==> flow/design.v <==
module signal_generator(input clk25,
       input rst,
       output hsyncOut,
       output vsyncOut,
       output [9:0] xposOut,
       output [9:0] yposOut);
reg
[9:0] xpos;
reg
[9:0] ypos;
wire
endline = (xpos == 799);
always
@(posedge clk25) begin
 if (rst || endline)
   xpos <= 0;
 else
   xpos <= xpos + 1;
end
always
@(posedge clk25) begin
 if (rst)
  ypos <= 0;
 else if (endline) begin
  if (ypos == 520)
   ypos <= 0;
  else
   ypos <= ypos + 1; 
 end
end
reg
hsync, vsync;
always
@(posedge clk25) begin
 if (rst) begin
 hsync <= 1'b1;
 vsync <= 1'b1;
 end else begin
 hsync <= ~(xpos > 664 && xpos
<= 759);   
 vsync <= ~(ypos == 490 || ypos ==
491);    
 end
end
assign
hsyncOut = hsync;
assign
vsyncOut = vsync;
assign
xposOut = xpos;
assign
yposOut = ypos;
endmodule
module game(input clk25,
    input rst,
    input [9:0] xpos,
    input [9:0] ypos,
    input rota,
    input rotb,
    input de,
    output red,
    output green,
    output blue);
reg [8:0] paddlePosition;
reg [27:0] counter;
always @(posedge clk25)
begin
 if (rst) begin
  counter <= 0;
  paddlePosition <= 160;
 end
 else begin
  counter <= counter + 1;
  if (counter == 250_000)
    begin
      counter <= 0;
if(rota || rotb)
begin
 if(rota) begin
  if(paddlePosition < 520)         
   paddlePosition <= paddlePosition + 3 ; 
 end
 else if(rotb) begin
  if(paddlePosition >= 0)         
   paddlePosition <= paddlePosition - 3;  
 end
end
end
 end
end
reg [9:0] ballX;
reg [8:0] ballY;
reg ballXpos, ballYpos;
reg Xbounce, Ybounce;
wire endOfFrame = (xpos == 0 && ypos == 480);
integer b; 
always @(posedge clk25) begin
 if (rst) begin
  ballX <= 0;
  ballY <= 0;
 end
 else if (endOfFrame) begin  
  if (ballX == 0 && ballY == 0) begin   
  ballX <= 25;
  ballY <= 280;  
  end
  else begin
   if (ballXpos ^ Xbounce) 
    ballX <= ballX + b;  
   else 
    ballX <= ballX - b;  
   if (ballYpos ^ Ybounce) 
    ballY <= ballY + b;   
   else
    ballY <= ballY - b;   
  end
 end 
end
reg [5:0] missTimer; 
reg brick_alive1;
reg brick_alive2;
reg brick_alive3;
reg brick_alive4;
reg brick_alive5;
reg brick_alive6;
reg brick_alive7;
reg brick_alive8;
reg brick_alive9; 
reg brick_alive10;
reg brick_alive11;
reg brick_alive12;
reg brick_alive13;
reg brick_alive14;
reg brick_alive15;
reg brick_alive16;
reg brick_alive17;
reg brick_alive18;
reg brick_alive19;
reg brick_alive20;
reg brick_alive21;
reg brick_alive22;
reg brick_alive23;
reg brick_alive24;
reg brick_alive25;
reg brick_alive26;
reg brick_alive27;
reg brick_alive28;
reg brick_alive29;
reg brick_alive30;
reg brick_alive31;
reg brick_alive32;
reg brick_alive33;
reg brick_alive34;
reg brick_alive35;
reg brick_alive36;
reg brick_alive37;
reg brick_alive38;  
reg brick_alive39;
reg brick_alive40;
reg brick_alive41;
reg brick_alive42;
reg brick_alive43;
reg brick_alive44;
reg brick_alive45; 
reg brick_alive46;
reg brick_alive47;
reg brick_alive48;
reg brick_alive49;
reg brick_alive50;
reg brick_alive51;
reg brick_alive52;
reg brick_alive53;
reg brick_alive54;
reg brick_alive55;
reg brick_alive56;
reg brick_alive57;
reg brick_alive58;
reg brick_alive59;
reg brick_alive60;
reg brick_alive61;
reg brick_alive62;
reg brick_alive63;
reg brick_alive64;
reg brick_alive65;
reg brick_alive66;
reg brick_alive67;
reg brick_alive68;
reg brick_alive69;
reg brick_alive70;
reg brick_alive71;
reg brick_alive72;
reg brick_alive73;
reg brick_alive74;
reg brick_alive75;
reg brick_alive76;
reg brick_alive77;
reg brick_alive78;
reg brick_alive79;
reg brick_alive80;
reg brick_alive81;
reg brick_alive82;
reg brick_alive83;
reg brick_alive84;
reg brick_alive85;
reg brick_alive86;
reg brick_alive87;
reg brick_alive88;
reg brick_alive89;
reg brick_alive90;
reg brick_alive91;
reg brick_alive92;
reg brick_alive93;
reg brick_alive94;
reg brick_alive95;
reg brick_alive96;
wire area = (xpos < 640 && ypos < 480);
wire top = (area && ypos <= 10);
wire bottom = (area && ypos >= 476);
wire left = (area && xpos <= 3);
wire right = (area && xpos >= 637);
wire border = (area && (left || right || top ));
wire brick1 = ((area && xpos >= 13 && xpos <=55 && ypos<=50 && ypos>=30)&& brick_alive1);
wire brick2 = ((area && xpos >= 65 && xpos <=107 && ypos<=50 && ypos>=30)&& brick_alive2);
wire brick3 = ((area && xpos >= 117 && xpos <=159 && ypos<=50 && ypos>=30)&& brick_alive3);
wire brick4 = ((area && xpos >= 169 && xpos <=211 && ypos<=50 && ypos>=30)&& brick_alive4);
wire brick5 = ((area && xpos >= 221 && xpos <=263 && ypos<=50 && ypos>=30)&& brick_alive5);
wire brick6 = ((area && xpos >= 273 && xpos <=315 && ypos<=50 && ypos>=30)&& brick_alive6);
wire brick7 = ((area && xpos >= 325 && xpos <=367 && ypos<=50 && ypos>=30)&& brick_alive7);
wire brick8 = ((area && xpos >= 377 && xpos <=419 && ypos<=50 && ypos>=30)&& brick_alive8);
wire brick9 = ((area && xpos >= 429 && xpos <=471 && ypos<=50 && ypos>=30)&& brick_alive9);
wire brick10 = ((area && xpos >= 481 && xpos <=523 && ypos<=50 && ypos>=30)&& brick_alive10);
wire brick11 = ((area && xpos >= 533 && xpos <=575 && ypos<=50 && ypos>=30)&& brick_alive11);
wire brick12 = ((area && xpos >= 585 && xpos <=627 && ypos<=50 && ypos>=30)&& brick_alive12);
wire brick13 = ((area && xpos >= 13 && xpos <=55 && ypos<=80 && ypos>=60)&& brick_alive13);
wire brick14 = ((area && xpos >= 65 && xpos <=107 && ypos<=80 && ypos>=60)&& brick_alive14);
wire brick15 = ((area && xpos >= 117 && xpos <=159 && ypos<=80 && ypos>=60)&& brick_alive15);
wire brick16 = ((area && xpos >= 169 && xpos <=211 && ypos<=80 && ypos>=60)&& brick_alive16);
wire brick17 = ((area && xpos >= 221 && xpos <=263 && ypos<=80 && ypos>=60)&& brick_alive17);
wire brick18 = ((area && xpos >= 273 && xpos <=315 && ypos<=80 && ypos>=60)&& brick_alive18);
wire brick19 = ((area && xpos >= 325 && xpos <=367 && ypos<=80 && ypos>=60)&& brick_alive19);
wire brick20 = ((area && xpos >= 377 && xpos <=419 && ypos<=80 && ypos>=60)&& brick_alive20);
wire brick21 = ((area && xpos >= 429 && xpos <=471 && ypos<=80 && ypos>=60)&& brick_alive21);
wire brick22 = ((area && xpos >= 481 && xpos <=523 && ypos<=80 && ypos>=60)&& brick_alive22);
wire brick23 = ((area && xpos >= 533 && xpos <=575 && ypos<=80 && ypos>=60)&& brick_alive23);
wire brick24 = ((area && xpos >= 585 && xpos <=627 && ypos<=80 && ypos>=60)&& brick_alive24);
wire brick25 = ((area && xpos >= 13 && xpos <=55 && ypos<=110 && ypos>=90)&& brick_alive25);
wire brick26 = ((area && xpos >= 65 && xpos <=107 && ypos<=110 && ypos>=90)&& brick_alive26);
wire brick27 = ((area && xpos >= 117 && xpos <=159 && ypos<=110 && ypos>=90)&& brick_alive27);
wire brick28 = ((area && xpos >= 169 && xpos <=211 && ypos<=110 && ypos>=90)&& brick_alive28);
wire brick29 = ((area && xpos >= 221 && xpos <=263 && ypos<=110 && ypos>=90)&& brick_alive29);
wire brick30 = ((area && xpos >= 273 && xpos <=315 && ypos<=110 && ypos>=90)&& brick_alive30);
wire brick31 = ((area && xpos >= 325 && xpos <=367 && ypos<=110 && ypos>=90)&& brick_alive31);
wire brick32 = ((area && xpos >= 377 && xpos <=419 && ypos<=110 && ypos>=90)&& brick_alive32);
wire brick33 = ((area && xpos >= 429 && xpos <=471 && ypos<=110 && ypos>=90)&& brick_alive33);
wire brick34 = ((area && xpos >= 481 && xpos <=523 && ypos<=110 && ypos>=90)&& brick_alive34);
wire brick35 = ((area && xpos >= 533 && xpos <=575 && ypos<=110 && ypos>=90)&& brick_alive35);
wire brick36 = ((area && xpos >= 585 && xpos <=627 && ypos<=110 && ypos>=90)&& brick_alive36);
wire brick37 = ((area && xpos >= 13 && xpos <=55 && ypos<=140 && ypos>=120)&& brick_alive37);
wire brick38 = ((area && xpos >= 65 && xpos <=107 && ypos<=140 && ypos>=120)&& brick_alive38);
wire brick39 = ((area && xpos >= 117 && xpos <=159 && ypos<=140 && ypos>=120)&& brick_alive39);
wire brick40 = ((area && xpos >= 169 && xpos <=211 && ypos<=140 && ypos>=120)&& brick_alive40);
wire brick41 = ((area && xpos >= 221 && xpos <=263 && ypos<=140 && ypos>=120)&& brick_alive41);
wire brick42 = ((area && xpos >= 273 && xpos <=315 && ypos<=140 && ypos>=120)&& brick_alive42);
wire brick43 = ((area && xpos >= 325 && xpos <=367 && ypos<=140 && ypos>=120)&& brick_alive43);
wire brick44 = ((area && xpos >= 377 && xpos <=419 && ypos<=140 && ypos>=120)&& brick_alive44);
wire brick45 = ((area && xpos >= 429 && xpos <=471 && ypos<=140 && ypos>=120)&& brick_alive45);
wire brick46 = ((area && xpos >= 481 && xpos <=523 && ypos<=140 && ypos>=120)&& brick_alive46);
wire brick47 = ((area && xpos >= 533 && xpos <=575 && ypos<=140 && ypos>=120)&& brick_alive47);
wire brick48 = ((area && xpos >= 585 && xpos <=627 && ypos<=140 && ypos>=120)&& brick_alive48);
wire brick49 = ((area && xpos >= 13 && xpos <=55 && ypos<=170 && ypos>=150)&& brick_alive49);
wire brick50 = ((area && xpos >= 65 && xpos <=107 && ypos<=170 && ypos>=150)&& brick_alive50);
wire brick51 = ((area && xpos >= 117 && xpos <=159 && ypos<=170 && ypos>=150)&& brick_alive51);
wire brick52 = ((area && xpos >= 169 && xpos <=211 && ypos<=170 && ypos>=150)&& brick_alive52);
wire brick53 = ((area && xpos >= 221 && xpos <=263 && ypos<=170 && ypos>=150)&& brick_alive53);
wire brick54 = ((area && xpos >= 273 && xpos <=315 && ypos<=170 && ypos>=150)&& brick_alive54);
wire brick55 = ((area && xpos >= 325 && xpos <=367 && ypos<=170 && ypos>=150)&& brick_alive55);
wire brick56 = ((area && xpos >= 377 && xpos <=419 && ypos<=170 && ypos>=150)&& brick_alive56);
wire brick57 = ((area && xpos >= 429 && xpos <=471 && ypos<=170 && ypos>=150)&& brick_alive57);
wire brick58 = ((area && xpos >= 481 && xpos <=523 && ypos<=170 && ypos>=150)&& brick_alive58);
wire brick59 = ((area && xpos >= 533 && xpos <=575 && ypos<=170 && ypos>=150)&& brick_alive59);
wire brick60 = ((area && xpos >= 585 && xpos <=627 && ypos<=170 && ypos>=150)&& brick_alive60);
wire brick61 = ((area && xpos >= 13 && xpos <=55 && ypos<=200 && ypos>=180)&& brick_alive61);
wire brick62 = ((area && xpos >= 65 && xpos <=107 && ypos<=200 && ypos>=180)&& brick_alive62);
wire brick63 = ((area && xpos >= 117 && xpos <=159 && ypos<=200 && ypos>=180)&& brick_alive63);
wire brick64 = ((area && xpos >= 169 && xpos <=211 && ypos<=200 && ypos>=180)&& brick_alive64);
wire brick65 = ((area && xpos >= 221 && xpos <=263 && ypos<=200 && ypos>=180)&& brick_alive65);
wire brick66 = ((area && xpos >= 273 && xpos <=315 && ypos<=200 && ypos>=180)&& brick_alive66);
wire brick67 = ((area && xpos >= 325 && xpos <=367 && ypos<=200 && ypos>=180)&& brick_alive67);
wire brick68 = ((area && xpos >= 377 && xpos <=419 && ypos<=200 && ypos>=180)&& brick_alive68);
wire brick69 = ((area && xpos >= 429 && xpos <=471 && ypos<=200 && ypos>=180)&& brick_alive69);
wire brick70 = ((area && xpos >= 481 && xpos <=523 && ypos<=200 && ypos>=180)&& brick_alive70);
wire brick71 = ((area && xpos >= 533 && xpos <=575 && ypos<=200 && ypos>=180)&& brick_alive71);
wire brick72 = ((area && xpos >= 585 && xpos <=627 && ypos<=200 && ypos>=180)&& brick_alive72);
wire brick73 = ((area && xpos >= 13 && xpos <=55 && ypos<=230 && ypos>=210)&& brick_alive73);
wire brick74 = ((area && xpos >= 65 && xpos <=107 && ypos<=230 && ypos>=210)&& brick_alive74);
wire brick75 = ((area && xpos >= 117 && xpos <=159 && ypos<=230 && ypos>=210)&& brick_alive75);
wire brick76 = ((area && xpos >= 169 && xpos <=211 && ypos<=230 && ypos>=210)&& brick_alive76);
wire brick77 = ((area && xpos >= 221 && xpos <=263 && ypos<=230 && ypos>=210)&& brick_alive77);
wire brick78 = ((area && xpos >= 273 && xpos <=315 && ypos<=230 && ypos>=210)&& brick_alive78);
wire brick79 = ((area && xpos >= 325 && xpos <=367 && ypos<=230 && ypos>=210)&& brick_alive79);
wire brick80 = ((area && xpos >= 377 && xpos <=419 && ypos<=230 && ypos>=210)&& brick_alive80);
wire brick81 = ((area && xpos >= 429 && xpos <=471 && ypos<=230 && ypos>=210)&& brick_alive81);
wire brick82 = ((area && xpos >= 481 && xpos <=523 && ypos<=230 && ypos>=210)&& brick_alive82);
wire brick83 = ((area && xpos >= 533 && xpos <=575 && ypos<=230 && ypos>=210)&& brick_alive83);
wire brick84 = ((area && xpos >= 585 && xpos <=627 && ypos<=230 && ypos>=210)&& brick_alive84);
wire brick85 = ((area && xpos >= 13 && xpos <=55 && ypos<=260 && ypos>=240)&& brick_alive85);
wire brick86 = ((area && xpos >= 65 && xpos <=107 && ypos<=260 && ypos>=240)&& brick_alive86);
wire brick87 = ((area && xpos >= 117 && xpos <=159 && ypos<=260 && ypos>=240)&& brick_alive87);
wire brick88 = ((area && xpos >= 169 && xpos <=211 && ypos<=260 && ypos>=240)&& brick_alive88);
wire brick89 = ((area && xpos >= 221 && xpos <=263 && ypos<=260 && ypos>=240)&& brick_alive89);
wire brick90 = ((area && xpos >= 273 && xpos <=315 && ypos<=260 && ypos>=240)&& brick_alive90);
wire brick91 = ((area && xpos >= 325 && xpos <=367 && ypos<=260 && ypos>=240)&& brick_alive91);
wire brick92 = ((area && xpos >= 377 && xpos <=419 && ypos<=260 && ypos>=240)&& brick_alive92);
wire brick93 = ((area && xpos >= 429 && xpos <=471 && ypos<=260 && ypos>=240)&& brick_alive93);
wire brick94 = ((area && xpos >= 481 && xpos <=523 && ypos<=260 && ypos>=240)&& brick_alive94);
wire brick95 = ((area && xpos >= 533 && xpos <=575 && ypos<=260 && ypos>=240)&& brick_alive95);
wire brick96 = ((area && xpos >= 585 && xpos <=627 && ypos<=260 && ypos>=240)&& brick_alive96);
integer a;
wire paddle = (xpos >= paddlePosition+4 && xpos <= paddlePosition+80+a && ypos >= 440 && ypos <= 447); 
wire ball = (xpos >= ballX && xpos <= ballX+5 && ypos >= ballY && ypos <= ballY+5); 
wire background = (area && !(border || paddle || ball));
wire missed = area && missTimer != 0;
assign red   = { missed || border || paddle || ball || brick1 || brick2 || brick3 || brick4 || brick5 || brick6 || brick7 || brick8 
                                                 || brick9 || brick10 || brick11 || brick12 || brick13 || brick14 || brick15 || brick16 
                 || brick17 || brick18 || brick19 || brick20 || brick21 || brick22 || brick23 || brick24 
                 || brick73 || brick74 || brick75 || brick76 || brick77 || brick78 || brick79 || brick80 
                 || brick81 || brick82 || brick83 || brick84 || brick85 || brick86 || brick87 || brick88 
                 || brick89 || brick90 || brick91 || brick92 || brick93 || brick94 || brick95 || brick96};
assign green = {  missed ||  border || paddle ||ball || brick25 || brick26 || brick27 || brick28 || brick29 || brick32
                 || brick33 || brick34 || brick35 || brick36 || brick37 || brick38 || brick39 || brick40 
                 || brick41 || brick42 || brick43 || brick44 || brick45 || brick46 || brick47 || brick48 
                 || brick49 || brick50 || brick51 || brick52 || brick53 || brick54 || brick55 || brick56 
                 || brick57 || brick58 || brick59 || brick60 || brick61 || brick62 || brick63 || brick64 
                 || brick65 || brick66 || brick67 || brick68 || brick69 || brick70 || brick71 || brick72 
                 || brick73 || brick74 || brick75 || brick76 || brick77 || brick78 || brick79 || brick80 
                 || brick81 || brick82 || brick83 || brick84 || brick85 || brick86 || brick87 || brick88 
                 || brick89 || brick90 || brick91 || brick92 || brick93 || brick94 || brick95 || brick96 };
assign blue  = {  missed ||  border || paddle || ball || brick25 || brick26 || brick27 || brick28 || brick29 || brick30 || brick31 || brick32 
                 || brick33 || brick34 || brick35 || brick36 || brick37 || brick38 || brick39 || brick40 
               || brick41 || brick42 || brick43 || brick44 || brick45 || brick46 || brick47 || brick48};
always @(posedge clk25) begin
 if (rst) begin
  Xbounce <= 0;
  Ybounce <= 0;
  ballXpos <= 1;
  ballYpos <= 1;
  missTimer <= 0;
a=4;
b=3;
brick_alive1=1;
brick_alive2=1;
brick_alive3=1;
brick_alive4=1;
brick_alive5=1;
brick_alive6=1;
brick_alive7=1;
brick_alive8=1;
brick_alive9=1;
brick_alive10=1;
brick_alive11=1;
brick_alive12=1;
brick_alive13=1;
brick_alive14=1;
brick_alive15=1;
brick_alive16=1;
brick_alive17=1;
brick_alive18=1;
brick_alive19=1;
brick_alive20=1;
brick_alive21=1;
brick_alive22=1;
brick_alive23=1;
brick_alive24=1;
brick_alive25=1;
brick_alive26=1;
brick_alive27=1;
brick_alive28=1;
brick_alive29=1;
brick_alive30=1;
brick_alive31=1;
brick_alive32=1;
brick_alive33=1;
brick_alive34=1;
brick_alive35=1;
brick_alive36=1;
brick_alive37=1;
brick_alive38=1;
brick_alive39=1;
brick_alive40=1;
brick_alive41=1;
brick_alive42=1;
brick_alive43=1;
brick_alive44=1;
brick_alive45=1;
brick_alive46=1;
brick_alive47=1;
brick_alive48=1;
brick_alive49=1;
brick_alive50=1;
brick_alive51=1;
brick_alive52=1;
brick_alive53=1;
brick_alive54=1;
brick_alive55=1;
brick_alive56=1;
brick_alive57=1;
brick_alive58=1;
brick_alive59=1;
brick_alive60=1;
brick_alive61=1;
brick_alive62=1;
brick_alive63=1;
brick_alive64=1;
brick_alive65=1;
brick_alive66=1;
brick_alive67=1;
brick_alive68=1;
brick_alive69=1;
brick_alive70=1;
brick_alive71=1;
brick_alive72=1;
brick_alive73=1;
brick_alive74=1;
brick_alive75=1;
brick_alive76=1;
brick_alive77=1;
brick_alive78=1;
brick_alive79=1;
brick_alive80=1;
brick_alive81=1;
brick_alive82=1;
brick_alive83=1;
brick_alive84=1;
brick_alive85=1;
brick_alive86=1;
brick_alive87=1;
brick_alive88=1;
brick_alive89=1;
brick_alive90=1;
brick_alive91=1;
brick_alive92=1;
brick_alive93=1;
brick_alive94=1;
brick_alive95=1;
brick_alive96=1;
 end
 else if (!endOfFrame) begin
  if (ball && (left || right))
   Xbounce <= 1;
  if (ball && (top || bottom || (paddle && ballYpos)))
   Ybounce <= 1;
  if (ball && bottom)
   missTimer <= 60; 
   if (de==1'b1) begin
a=4;
b=3;
brick_alive1=1;
brick_alive2=1;
brick_alive3=1;
brick_alive4=1;
brick_alive5=1;
brick_alive6=1;
brick_alive7=1;
brick_alive8=1;
brick_alive9=1; 
brick_alive10=1;
brick_alive11=1;
brick_alive12=1;
brick_alive13=1;
brick_alive14=1;
brick_alive15=1;
brick_alive16=1;
brick_alive17=1;
brick_alive18=1;
brick_alive19=1;
brick_alive20=1;
brick_alive21=1;
brick_alive22=1;
brick_alive23=1;
brick_alive24=1;
brick_alive25=1;
brick_alive26=1;
brick_alive27=1;
brick_alive28=1;
brick_alive29=1;
brick_alive30=1;
brick_alive31=1;
brick_alive32=1;
brick_alive33=1;
brick_alive34=1;
brick_alive35=1;
brick_alive36=1;
brick_alive37=1;
brick_alive38=1;  
brick_alive39=1;
brick_alive40=1;
brick_alive41=1;
brick_alive42=1;
brick_alive43=1;
brick_alive44=1;
brick_alive45=1; 
brick_alive46=1;
brick_alive47=1;
brick_alive48=1;
brick_alive49=1;
brick_alive50=1;
brick_alive51=1;
brick_alive52=1;
brick_alive53=1;
brick_alive54=1;
brick_alive55=1;
brick_alive56=1;
brick_alive57=1;
brick_alive58=1;
brick_alive59=1;
brick_alive60=1;
brick_alive61=1;
brick_alive62=1;
brick_alive63=1;
brick_alive64=1;
brick_alive65=1;
brick_alive66=1;
brick_alive67=1;
brick_alive68=1;
brick_alive69=1;
brick_alive70=1;
brick_alive71=1;
brick_alive72=1;
brick_alive73=1;
brick_alive74=1;
brick_alive75=1;
brick_alive76=1;
brick_alive77=1;
brick_alive78=1;
brick_alive79=1;
brick_alive80=1;
brick_alive81=1;
brick_alive82=1;
brick_alive83=1;
brick_alive84=1;
brick_alive85=1;
brick_alive86=1;
brick_alive87=1;
brick_alive88=1;
brick_alive89=1;
brick_alive90=1;
brick_alive91=1;
brick_alive92=1;
brick_alive93=1;
brick_alive94=1;
brick_alive95=1;
brick_alive96=1;
   end
     if (ball && (area && xpos >= 13 && xpos <=55 && ypos<=50 && ypos>=30)) 
     brick_alive1 = 0;
     if (ball && (area && xpos >= 65 && xpos <=107 && ypos<=50 && ypos>=30)) 
     brick_alive2=0;
     if (ball&& (area && xpos >= 117 && xpos <=159 && ypos<=50 && ypos>=30))
     brick_alive3=0;
     if ( ball && (area && xpos >= 169 && xpos <=211 && ypos<=50 && ypos>=30)) 
    brick_alive4=0;
     if ( ball && (area && xpos >= 221 && xpos <=263 && ypos<=50 && ypos>=30)) 
    brick_alive5=0;
     if ( ball&& (area && xpos >= 273 && xpos <=315 && ypos<=50 && ypos>=30)) 
    brick_alive6=0;
     if (ball&& (area && xpos >= 325 && xpos <=367 && ypos<=50 && ypos>=30)) begin
    brick_alive7=0;
    end
     if ( ball&& (area && xpos >= 377 && xpos <=419 && ypos<=50 && ypos>=30)) begin
    brick_alive8=0;
    end
     if ( ball&& (area && xpos >= 429 && xpos <=471 && ypos<=50 && ypos>=30)) begin
    brick_alive9=0;
    end
     if ( ball && (area && xpos >= 481 && xpos <=523 && ypos<=50 && ypos>=30)) begin
    brick_alive10=0;
    end
     if ( ball && (area && xpos >= 533 && xpos <=575 && ypos<=50 && ypos>=30)) begin
    brick_alive11=0;
    end
     if ( ball && (area && xpos >= 585 && xpos <=627 && ypos<=50 && ypos>=30)) begin
    brick_alive12=0;
    end
     if (ball && (area && xpos >= 13 && xpos <=55 && ypos<=80 && ypos>=60))begin
     brick_alive13 = 0;
    end
     if (ball && (area && xpos >= 65 && xpos <=107 && ypos<=80 && ypos>=60)) begin
     brick_alive14=0;
    end
     if (ball&& (area && xpos >= 117 && xpos <=159 && ypos<=80 && ypos>=60))begin
     brick_alive15=0;
    end
     if ( ball && (area && xpos >= 169 && xpos <=211 && ypos<=80 && ypos>=60)) begin
    brick_alive16=0;
    end
     if ( ball && (area && xpos >= 221 && xpos <=263 && ypos<=80 && ypos>=60)) begin
    brick_alive17=0;
    end
     if ( ball&& (area && xpos >= 273 && xpos <=315 && ypos<=80 && ypos>=60)) begin
    brick_alive18=0;
    end
     if (ball&& (area && xpos >= 325 && xpos <=367 && ypos<=80 && ypos>=60)) begin
    brick_alive19=0;
    end
     if ( ball&& (area && xpos >= 377 && xpos <=419 && ypos<=80 && ypos>=60)) begin
    brick_alive20=0;
    end
     if ( ball&& (area && xpos >= 429 && xpos <=471 && ypos<=80 && ypos>=60)) begin
    brick_alive21=0;
    end
     if ( ball && (area && xpos >= 481 && xpos <=523 && ypos<=80 && ypos>=60)) begin
    brick_alive22=0;
    end
     if ( ball && (area && xpos >= 533 && xpos <=575 && ypos<=80 && ypos>=60)) begin
    brick_alive23=0;
    end
     if ( ball && (area && xpos >= 585 && xpos <=627 && ypos<=80 && ypos>=60)) begin
    brick_alive24=0;
    end
     if (ball && (area && xpos >= 13 && xpos <=55 && ypos<=110 && ypos>=90)) begin
     brick_alive25 = 0;
    end
     if (ball && (area && xpos >= 65 && xpos <=107 && ypos<=110 && ypos>=90)) begin
     brick_alive26=0;
    end
     if (ball&& (area && xpos >= 117 && xpos <=159 && ypos<=110 && ypos>=90))begin
     brick_alive27=0;
    end
     if ( ball && (area && xpos >= 169 && xpos <=211 && ypos<=110 && ypos>=90)) begin
    brick_alive28=0;
    end
     if ( ball && (area && xpos >= 221 && xpos <=263 && ypos<=110 && ypos>=90)) begin
    brick_alive29=0;
    end
     if ( ball&& (area && xpos >= 273 && xpos <=315 && ypos<=110 && ypos>=90)) begin
    brick_alive30=0;
    a=40;
    end
     if (ball&& (area && xpos >= 325 && xpos <=367 && ypos<=110 && ypos>=90)) begin
    brick_alive31=0;
    b=5;
    end
     if ( ball&& (area && xpos >= 377 && xpos <=419 && ypos<=110 && ypos>=90)) begin
    brick_alive32=0;
    end
     if ( ball&& (area && xpos >= 429 && xpos <=471 && ypos<=110 && ypos>=90)) begin
    brick_alive33=0;
    end
     if ( ball && (area && xpos >= 481 && xpos <=523 && ypos<=110 && ypos>=90)) begin
    brick_alive34=0;
    end
     if ( ball && (area && xpos >= 533 && xpos <=575 && ypos<=110 && ypos>=90)) begin
    brick_alive35=0;
    end
     if ( ball && (area && xpos >= 585 && xpos <=627 && ypos<=110 && ypos>=90)) begin
    brick_alive36=0;
    end
     if (ball && (area && xpos >= 13 && xpos <=55 && ypos<=140 && ypos>=120))begin
     brick_alive37 = 0;
    end
     if (ball && (area && xpos >= 65 && xpos <=107 && ypos<=140 && ypos>=120)) begin
     brick_alive38=0;
    end
     if (ball&& (area && xpos >= 117 && xpos <=159 && ypos<=140 && ypos>=120))begin
     brick_alive39=0;
    end
     if ( ball && (area && xpos >= 169 && xpos <=211 && ypos<=140 && ypos>=120)) begin
    brick_alive40=0;
    end
     if ( ball && (area && xpos >= 221 && xpos <=263 && ypos<=140 && ypos>=120)) begin
    brick_alive41=0;
    end
     if ( ball&& (area && xpos >= 273 && xpos <=315 && ypos<=140 && ypos>=120)) begin
    brick_alive42=0;
    end
     if (ball&& (area && xpos >= 325 && xpos <=367 && ypos<=140 && ypos>=120)) begin
    brick_alive43=0;
    end
     if ( ball&& (area && xpos >= 377 && xpos <=419 && ypos<=140 && ypos>=120)) begin
    brick_alive44=0;
    end
     if ( ball&& (area && xpos >= 429 && xpos <=471 && ypos<=140 && ypos>=120)) begin
    brick_alive45=0;
    end
     if ( ball && (area && xpos >= 481 && xpos <=523 && ypos<=140 && ypos>=120)) begin
    brick_alive46=0;
    end
     if ( ball && (area && xpos >= 533 && xpos <=575 && ypos<=140 && ypos>=120)) begin
    brick_alive47=0;
    end
     if ( ball && (area && xpos >= 585 && xpos <=627 && ypos<=140 && ypos>=120)) begin
    brick_alive48=0;
    end
     if (ball && (area && xpos >= 13 && xpos <=55 && ypos<=170 && ypos>=150)) begin
     brick_alive49 = 0;
    end
     if (ball && (area && xpos >= 65 && xpos <=107 && ypos<=170 && ypos>=150)) begin
     brick_alive50=0;
    end
     if (ball&& (area && xpos >= 117 && xpos <=159 && ypos<=170 && ypos>=150))begin
     brick_alive51=0;
    end
     if ( ball && (area && xpos >= 169 && xpos <=211 && ypos<=170 && ypos>=150)) begin
    brick_alive52=0;
    end
     if ( ball && (area && xpos >= 221 && xpos <=263 && ypos<=170 && ypos>=150)) begin
    brick_alive53=0;
    end
     if ( ball&& (area && xpos >= 273 && xpos <=315 && ypos<=170 && ypos>=150)) begin
    brick_alive54=0;
    end
     if (ball&& (area && xpos >= 325 && xpos <=367 && ypos<=170 && ypos>=150)) begin
    brick_alive55=0;
    end
     if ( ball&& (area && xpos >= 377 && xpos <=419 && ypos<=170 && ypos>=150)) begin
    brick_alive56=0;
    end
     if ( ball&& (area && xpos >= 429 && xpos <=471 && ypos<=170 && ypos>=150)) begin
    brick_alive57=0;
    end
     if ( ball && (area && xpos >= 481 && xpos <=523 && ypos<=170 && ypos>=150)) begin
    brick_alive58=0;
    end
     if ( ball && (area && xpos >= 533 && xpos <=575 && ypos<=170 && ypos>=150)) begin
    brick_alive59=0;
    end
     if ( ball && (area && xpos >= 585 && xpos <=627 && ypos<=170 && ypos>=150)) begin
    brick_alive60=0;
    end
     if (ball && (area && xpos >= 13 && xpos <=55 && ypos<=200 && ypos>=180)) begin
     brick_alive61 = 0;
    end
     if (ball && (area && xpos >= 65 && xpos <=107 && ypos<=200 && ypos>=180)) begin
     brick_alive62=0;
    end
     if (ball&& (area && xpos >= 117 && xpos <=159 && ypos<=200 && ypos>=180))begin
     brick_alive63=0;
    end
     if ( ball && (area && xpos >= 169 && xpos <=211 && ypos<=200 && ypos>=180)) begin
    brick_alive64=0;
    end
     if ( ball && (area && xpos >= 221 && xpos <=263 && ypos<=200 && ypos>=180)) begin
    brick_alive65=0;
    end
     if ( ball&& (area && xpos >= 273 && xpos <=315 && ypos<=200 && ypos>=180)) begin
    brick_alive66=0;
    end
     if (ball&& (area && xpos >= 325 && xpos <=367 && ypos<=200 && ypos>=180)) begin
    brick_alive67=0;
    end
     if ( ball&& (area && xpos >= 377 && xpos <=419 && ypos<=200 && ypos>=180)) begin
    brick_alive68=0;
    end
     if ( ball&& (area && xpos >= 429 && xpos <=471 && ypos<=200 && ypos>=180)) begin
    brick_alive69=0;   
    end
     if ( ball && (area && xpos >= 481 && xpos <=523 && ypos<=200 && ypos>=180)) begin
    brick_alive70=0;
    end
     if ( ball && (area && xpos >= 533 && xpos <=575 && ypos<=200 && ypos>=180)) begin
    brick_alive71=0;
    end
     if ( ball && (area && xpos >= 585 && xpos <=627 && ypos<=200 && ypos>=180)) begin
    brick_alive72=0;
    end
     if (ball && (area && xpos >= 13 && xpos <=55 && ypos<=230 && ypos>=210)) begin
     brick_alive73 =0;
    end
     if (ball && (area && xpos >= 65 && xpos <=107 && ypos<=230 && ypos>=210)) begin
     brick_alive74=0;
    end
     if (ball&& (area && xpos >= 117 && xpos <=159 && ypos<=230 && ypos>=210))begin
     brick_alive75=0;
    end
     if ( ball && (area && xpos >= 169 && xpos <=211 && ypos<=230 && ypos>=210)) begin
    brick_alive76=0;
    end
     if ( ball && (area && xpos >= 221 && xpos <=263 && ypos<=230 && ypos>=210)) begin
    brick_alive77=0;
    end
     if ( ball&& (area && xpos >= 273 && xpos <=315 && ypos<=230 && ypos>=210)) begin
    brick_alive78=0;
    end
     if (ball&& (area && xpos >= 325 && xpos <=367 && ypos<=230 && ypos>=210)) begin
    brick_alive79=0;
    end
     if ( ball&& (area && xpos >= 377 && xpos <=419 && ypos<=230 && ypos>=210)) begin
    brick_alive80=0;
    end
     if ( ball&& (area && xpos >= 429 && xpos <=471 && ypos<=230 && ypos>=210)) begin
    brick_alive81=0;
    end
     if ( ball && (area && xpos >= 481 && xpos <=523 && ypos<=230 && ypos>=210)) begin
    brick_alive82=0;
    end
     if ( ball && (area && xpos >= 533 && xpos <=575 && ypos<=230 && ypos>=210)) begin
    brick_alive83=0;
    end
     if ( ball && (area && xpos >= 585 && xpos <=627 && ypos<=230 && ypos>=210)) begin
    brick_alive84=0;
    end
     if (ball && (area && xpos >= 13 && xpos <=55 && ypos<=260 && ypos>=240)) begin
     brick_alive85 = 0;
    end
     if (ball && (area && xpos >= 65 && xpos <=107 && ypos<=260 && ypos>=240)) begin
     brick_alive86=0;
    end
     if (ball&& (area && xpos >= 117 && xpos <=159 && ypos<=260 && ypos>=240))begin
     brick_alive87=0;
    end
     if ( ball && (area && xpos >= 169 && xpos <=211 && ypos<=260 && ypos>=240)) begin
    brick_alive88=0;
    end
     if ( ball && (area && xpos >= 221 && xpos <=263 && ypos<=260 && ypos>=240)) begin
    brick_alive89=0;
    end
     if ( ball&& (area && xpos >= 273 && xpos <=315 && ypos<=260 && ypos>=240)) begin
    brick_alive90=0;
    end
     if (ball&& (area && xpos >= 325 && xpos <=367 && ypos<=260 && ypos>=240)) begin
    brick_alive91=0;
    end
     if ( ball&& (area && xpos >= 377 && xpos <=419 && ypos<=260 && ypos>=240)) begin
    brick_alive92=0;
    end
     if ( ball&& (area && xpos >= 429 && xpos <=471 && ypos<=260 && ypos>=240)) begin
    brick_alive93=0;
    end
     if ( ball && (area && xpos >= 481 && xpos <=523 && ypos<=260 && ypos>=240)) begin
    brick_alive94=0;
    end
     if ( ball && (area && xpos >= 533 && xpos <=575 && ypos<=260 && ypos>=240)) begin
    brick_alive95=0;
    end
     if ( ball && (area && xpos >= 585 && xpos <=627 && ypos<=260 && ypos>=240)) begin
    brick_alive96=0;
    end    
 end
  else begin
  if (ballX == 0 && ballY == 0) begin 
   ballXpos <= 1;
   ballYpos <= 1;
   Xbounce <= 0;
   Ybounce <= 0;
  end 
  else begin
   if (Xbounce)
    ballXpos <= ~ballXpos;
   if (Ybounce)
    ballYpos <= ~ballYpos;   
   Xbounce <= 0;  
   Ybounce <= 0;  
   if (missTimer != 0)
    missTimer <= missTimer - 1;
  end
 end
end  
endmodule
module breakout(
    input  clk,
    input  rst,
    input  rota,
    input  rotb,
    input  de,
    output red,
    output green,
    output blue,
    output hsync,
    output vsync
    );
wire [9:0] xpos;
wire [9:0] ypos;
signal_generator signal_generator_inst(clk, rst, hsync, vsync, xpos, ypos);
game game_inst(clk, rst, xpos, ypos, ~rota, ~rotb, ~de, red, green, blue);
endmodule
* From RTL to reports: breakout
The steps from the RTL of breakout to its reports follow in flow order. Lines are those of the file above, counted from 1. Cell names lack the library's common part. Not given: --
Set-up: top breakout, clock clk, standard-cell library sky130hd, corner tt_025C_1v80

* Elaborated design
Source: Yosys, flattened and elaborated, memories not mapped. Widths are those after wreduce. Registers that Yosys merges into a memory's read port (data or address) are not register bits. Print and check cells do not count. Equal cells are merged and count once.
Storage and ports: register bits after elaboration 226, input port bits 5, output and inout port bits 5
Cells by class: eq/ne operators 106, reductions and logical operators 685, multiplexer cells 118, $lt $le $gt $ge 58, add/sub/neg operators 15, bitwise gates (word level) 9
Operators by type and width (count):
- 1-bit logical AND | 428
- 2-bit AND reduction | 98
- 2-bit by 1-bit inequality test with 1-bit output (second input constant) | 97
- 1-bit logical OR | 147
- 1-bit 2-to-1 mux | 101
- 10-bit by 32-bit <= comparator with 1-bit output | 3
- 10-bit by 9-bit greater-or-equal comparator with 1-bit output (second input constant) | 7
- 10-bit by 9-bit <= comparator with 1-bit output (second input constant) | 7
- 32-bit 2-to-1 mux | 2
- 10-bit by 8-bit greater-or-equal comparator with 1-bit output (second input constant) | 6
- 10-bit by 8-bit <= comparator with 1-bit output (second input constant) | 6
- 9-bit 2-to-1 mux | 6
- 10-bit 2-to-1 mux | 5
- 10-bit <= comparator (second input constant) | 4
- 10-bit by 7-bit greater-or-equal comparator with 1-bit output (second input constant) | 4
- 10-bit by 32-bit greater-or-equal comparator with 1-bit output | 1
- 32-bit adder | 1
- 10-bit greater-or-equal comparator (second input constant) | 3
- 10-bit by 7-bit <= comparator with 1-bit output (second input constant) | 3
- 10-bit by 9-bit equality test with 1-bit output (second input constant) | 3
- 28-bit by 1-bit adder with 28-bit output (second input constant) | 1
- 28-bit by 18-bit equality test with 1-bit output (second input constant) | 1
- 6-bit 2-to-1 mux | 4
- 10-bit by 1-bit adder with 10-bit output (second input constant) | 2
- 10-bit equality test (second input constant) | 2
- 10-bit by 6-bit <= comparator with 1-bit output (second input constant) | 2
- 10-bit zero test | 2
- 9-bit by 3-bit adder with 10-bit output (second input constant) | 2
Not listed: further kinds 30, cells in them 43.

* Depth
Yosys ltp: most cells in a row. Word level: on the elaborated netlist, between registers, memories and ports. Mapped: between sequential cells and ports; inverters and the memories' decode and read muxes count.
Logic depth: word-level depth 79, ABC_AREA 1, mapped depth 19, mapped depth without buffers 19

* Netlist
Yosys stat after the flow's synthesis: flattened, memories mapped to cells. It holds for the ABC_AREA given above (unset counts as 0); a run with the other value may have another netlist. The area totals of this step are shown rounded.
Cell types (count):
- dfxtp_1 | 186
- nand2_1 | 370
- ha_1 | 99
- nor2_1 | 299
- a21oi_1 | 139
- inv_1 | 178
- nand3_1 | 127
- xor2_1 | 38
- o21ai_0 | 56
- a31oi_1 | 41
- nor3_1 | 39
- xnor2_1 | 21
- nand4_1 | 24
- nor2_2 | 23
- buf_6 | 12
- nand2_2 | 16
- nor2_4 | 8
- buf_2 | 17
Not listed: further types 38, cells in them 150.
Synthesis totals: area of sequential cells 3720 um2, cell count 1843, buffer cells 50, flip-flop cells 186, synthesis area 12500 um2

* Path before layout
OpenSTA on the mapped netlist: ideal clock, no wires. The path of least setup slack (recovery checks aside). Input and output delay are each 20% of the period. Register names are those of the netlist, which keeps one name where synthesis merged equal registers.
Timing post-synthesis: path type register to output, from register game_inst.ballY[0], to output red, path slack 29.392 ns, period 40.0 ns, delay of the path 2.608 ns, stages on the path 17, time at the first pin 0.000 ns, buffers on the path 0, data required time 32.000 ns, arrival 2.608 ns, period reached after synthesis 10.608 ns
"delay of the path" = arrival - input delay + setup time. A path that ends at an output port has no setup time. "stages on the path": output pins that drive a net of the path, with the launching flip-flop's if there is one; two outputs of one cell count as two. "period reached after synthesis" = period - worst setup slack (recovery checks aside). The figure is calculated, with input and output delays left at 20% of the set period. The rows between start and end are the longest chain of elaborated cells between them; the timing report does not say that the signal goes this way. Where chains are equally long, one stands for them. A line is the first line of the expression or statement that the cell stems from. Yosys adds cells for indexed reads and writes and turns some case tables into memories. A register here has more assigning lines than the two given.
Between the ends, post-synthesis: cell sequence dfxtp_1 > inv_1 > o21ai_0 > nand3_1 > nor3_1 > xor2_1 > ha_1 > a21o_1 > nor2_1 > nand2_1 > nand2_1 > nand2_1 > a21oi_1 > nand3_4 > nand3_1 > inv_1 > nand3_1, cells in the longest elaborated chain 52, elaborated cells on any way between the ends 54, classes of those cells add/sub: 1; compare: 2; reduce/logical: 51
RTL lines, path post-synthesis:
- from (decl) | RTL line 92 | reg [8:0] ballY;
- from (assign) | RTL line 113 | ballY <= ballY + b;
- from (assign) | RTL line 115 | ballY <= ballY - b;
- 9-bit by 3-bit adder with 10-bit output | RTL line 320 | wire ball = (xpos >= ballX && xpos <= ballX+5 && ypos >= ballY && ypos <= ballY+5);
- 10-bit by 32-bit <= comparator with 1-bit output | RTL line 320
- 1-bit logical AND | RTL line 320
- 1-bit logical OR x49 | RTL line 323 | assign red   = { missed || border || paddle || ball || brick1 || brick2 || brick3 || brick4 || brick5 || brick ...
- to (decl) | RTL line 865 | output red,

* Worst path after layout
From the final timing report of flow run 1: the path of least setup slack in the routed layout; clock arrival at registers is part of the times.
Timing post-layout: path type register to output, from register game_inst.ballY[0], to output red, buffers on the path 1, period 40.0 ns, time at the first pin 0.45 ns, stages on the path 18, data required time 32.00 ns, path slack 27.69 ns, arrival 4.31 ns
The rows between start and end are the longest chain of elaborated cells between them; the timing report does not say that the signal goes this way. Where chains are equally long, one stands for them. A register here has more assigning lines than the two given.
Between the ends, post-layout: cell sequence dfxtp_1 > inv_1 > o21ai_0 > nand3_1 > nor3_1 > xor2_1 > ha_1 > a21o_1 > nor2_1 > nand2_1 > nand2_1 > nand2_1 > a21oi_1 > nand3_4 > nand3_1 > inv_1 > nand3_1 > clkdlybuf4s50_1, cells in the longest elaborated chain 52, elaborated cells on any way between the ends 54, classes of those cells add/sub: 1; compare: 2; reduce/logical: 51
RTL lines, path post-layout:
- from (decl) | RTL line 92 | reg [8:0] ballY;
- from (assign) | RTL line 113 | ballY <= ballY + b;
- from (assign) | RTL line 115 | ballY <= ballY - b;
- 9-bit by 3-bit adder with 10-bit output | RTL line 320 | wire ball = (xpos >= ballX && xpos <= ballX+5 && ypos >= ballY && ypos <= ballY+5);
- 10-bit by 32-bit <= comparator with 1-bit output | RTL line 320
- 1-bit logical AND | RTL line 320
- 1-bit logical OR x49 | RTL line 323 | assign red   = { missed || border || paddle || ball || brick1 || brick2 || brick3 || brick4 || brick5 || brick ...
- to (decl) | RTL line 865 | output red,

Stored flow runs of breakout (5 of them; Yosys, OpenROAD, sky130hd). They differ in their settings and are not a sequence. Constraints: input delay and output delay 20% of the set period each, output load 0.01 pF.
By "clock period reached" is meant the clock period of the run minus its worst setup slack. This is arithmetic on one report: input and output delays are still those of the set period (20% each).
"allowed time less slack (worst setup path)" = time allowed to the worst setup path (clock period - input delay - output delay, where it has them) - its slack; a late launch clock adds to it, a late capture clock takes from it.
"overall power": no workload was simulated; the value follows from the tool's default switching activity.
Measured values are rounded.

* Flow run 1 | settings: ABC_AREA 1; CELL_PAD_IN_SITES_DETAIL_PLACEMENT 2; CELL_PAD_IN_SITES_GLOBAL_PLACEMENT 1; CORE_MARGIN 5; HOLD_SLACK_MARGIN 0.28; period_ns 40.0; CAP_MARGIN 20; CORE_UTILIZATION 40; SLEW_MARGIN 20 | results: allowed time less slack (worst setup path) 4.31 ns; kind of the worst setup path register to output; overall power 382 uW; mapped cell area after synthesis 12500 um2; clock period reached 12.305 ns; post-route utilization 43.6%; setup slack of the worst path 27.7 ns; setup total negative slack 0.000 ns; worst hold slack after layout 0.472 ns; die area 34800 um2; area of the standard cells in the finished layout 13400 um2
* Flow run 2 | settings: CORE_UTILIZATION 40; SETUP_SLACK_MARGIN 3.75; period_ns 13.3; CAP_MARGIN 20; CORE_MARGIN 2; SLEW_MARGIN 20 | results: allowed time less slack (worst setup path) 5.08 ns; kind of the worst setup path register to output; overall power 1170 uW; mapped cell area after synthesis 11100 um2; clock period reached 7.739 ns; post-route utilization 44.9%; setup slack of the worst path 5.56 ns; setup total negative slack 0.000 ns; worst hold slack after layout 0.472 ns; die area 29000 um2; area of the standard cells in the finished layout 12100 um2
* Flow run 3 | settings: CELL_PAD_IN_SITES_DETAIL_PLACEMENT 0; CORE_ASPECT_RATIO 1.53; CORE_UTILIZATION 45; CTS_CLUSTER_DIAMETER 20; GPL_TIMING_DRIVEN 1; MAX_ROUTING_LAYER met4; PLACE_DENSITY_LB_ADDON 0.11; SETUP_SLACK_MARGIN 1.78; TNS_END_PERCENT 15; period_ns 14.9; CAP_MARGIN 20; CORE_MARGIN 2; SLEW_MARGIN 20 | results: allowed time less slack (worst setup path) 4.85 ns; kind of the worst setup path register to output; overall power 1030 uW; mapped cell area after synthesis 11100 um2; clock period reached 7.831 ns; post-route utilization 49.7%; setup slack of the worst path 7.07 ns; setup total negative slack 0.000 ns; worst hold slack after layout 0.463 ns; die area 25900 um2; area of the standard cells in the finished layout 12100 um2
* Flow run 4 | settings: ABC_AREA 1; CELL_PAD_IN_SITES_DETAIL_PLACEMENT 2; CELL_PAD_IN_SITES_GLOBAL_PLACEMENT 1; CORE_MARGIN 5; GPL_TIMING_DRIVEN 0; HOLD_SLACK_MARGIN 0.28; MIN_ROUTING_LAYER met2; TNS_END_PERCENT 70; period_ns 40.0; CAP_MARGIN 20; CORE_UTILIZATION 40; SLEW_MARGIN 20 | results: allowed time less slack (worst setup path) 4.75 ns; kind of the worst setup path register to output; overall power 394 uW; mapped cell area after synthesis 12500 um2; clock period reached 12.753 ns; post-route utilization 44.4%; setup slack of the worst path 27.2 ns; setup total negative slack 0.000 ns; worst hold slack after layout 0.487 ns; die area 34800 um2; area of the standard cells in the finished layout 13600 um2
* Flow run 5 | settings: ABC_AREA 1; CELL_PAD_IN_SITES_DETAIL_PLACEMENT 2; CELL_PAD_IN_SITES_GLOBAL_PLACEMENT 3; CORE_ASPECT_RATIO 1.49; CORE_MARGIN 10; CORE_UTILIZATION 31; CTS_CLUSTER_DIAMETER 213; GPL_ROUTABILITY_DRIVEN 0; GPL_TIMING_DRIVEN 1; PLACE_DENSITY 0.54; SLEW_MARGIN 5; TNS_END_PERCENT 95; period_ns 15.1; CAP_MARGIN 20 | results: allowed time less slack (worst setup path) 4.24 ns; kind of the worst setup path register to output; overall power 1050 uW; mapped cell area after synthesis 12500 um2; clock period reached 7.256 ns; post-route utilization 34.1%; setup slack of the worst path 7.84 ns; setup total negative slack 0.000 ns; worst hold slack after layout 0.468 ns; die area 48800 um2; area of the standard cells in the finished layout 13600 um2
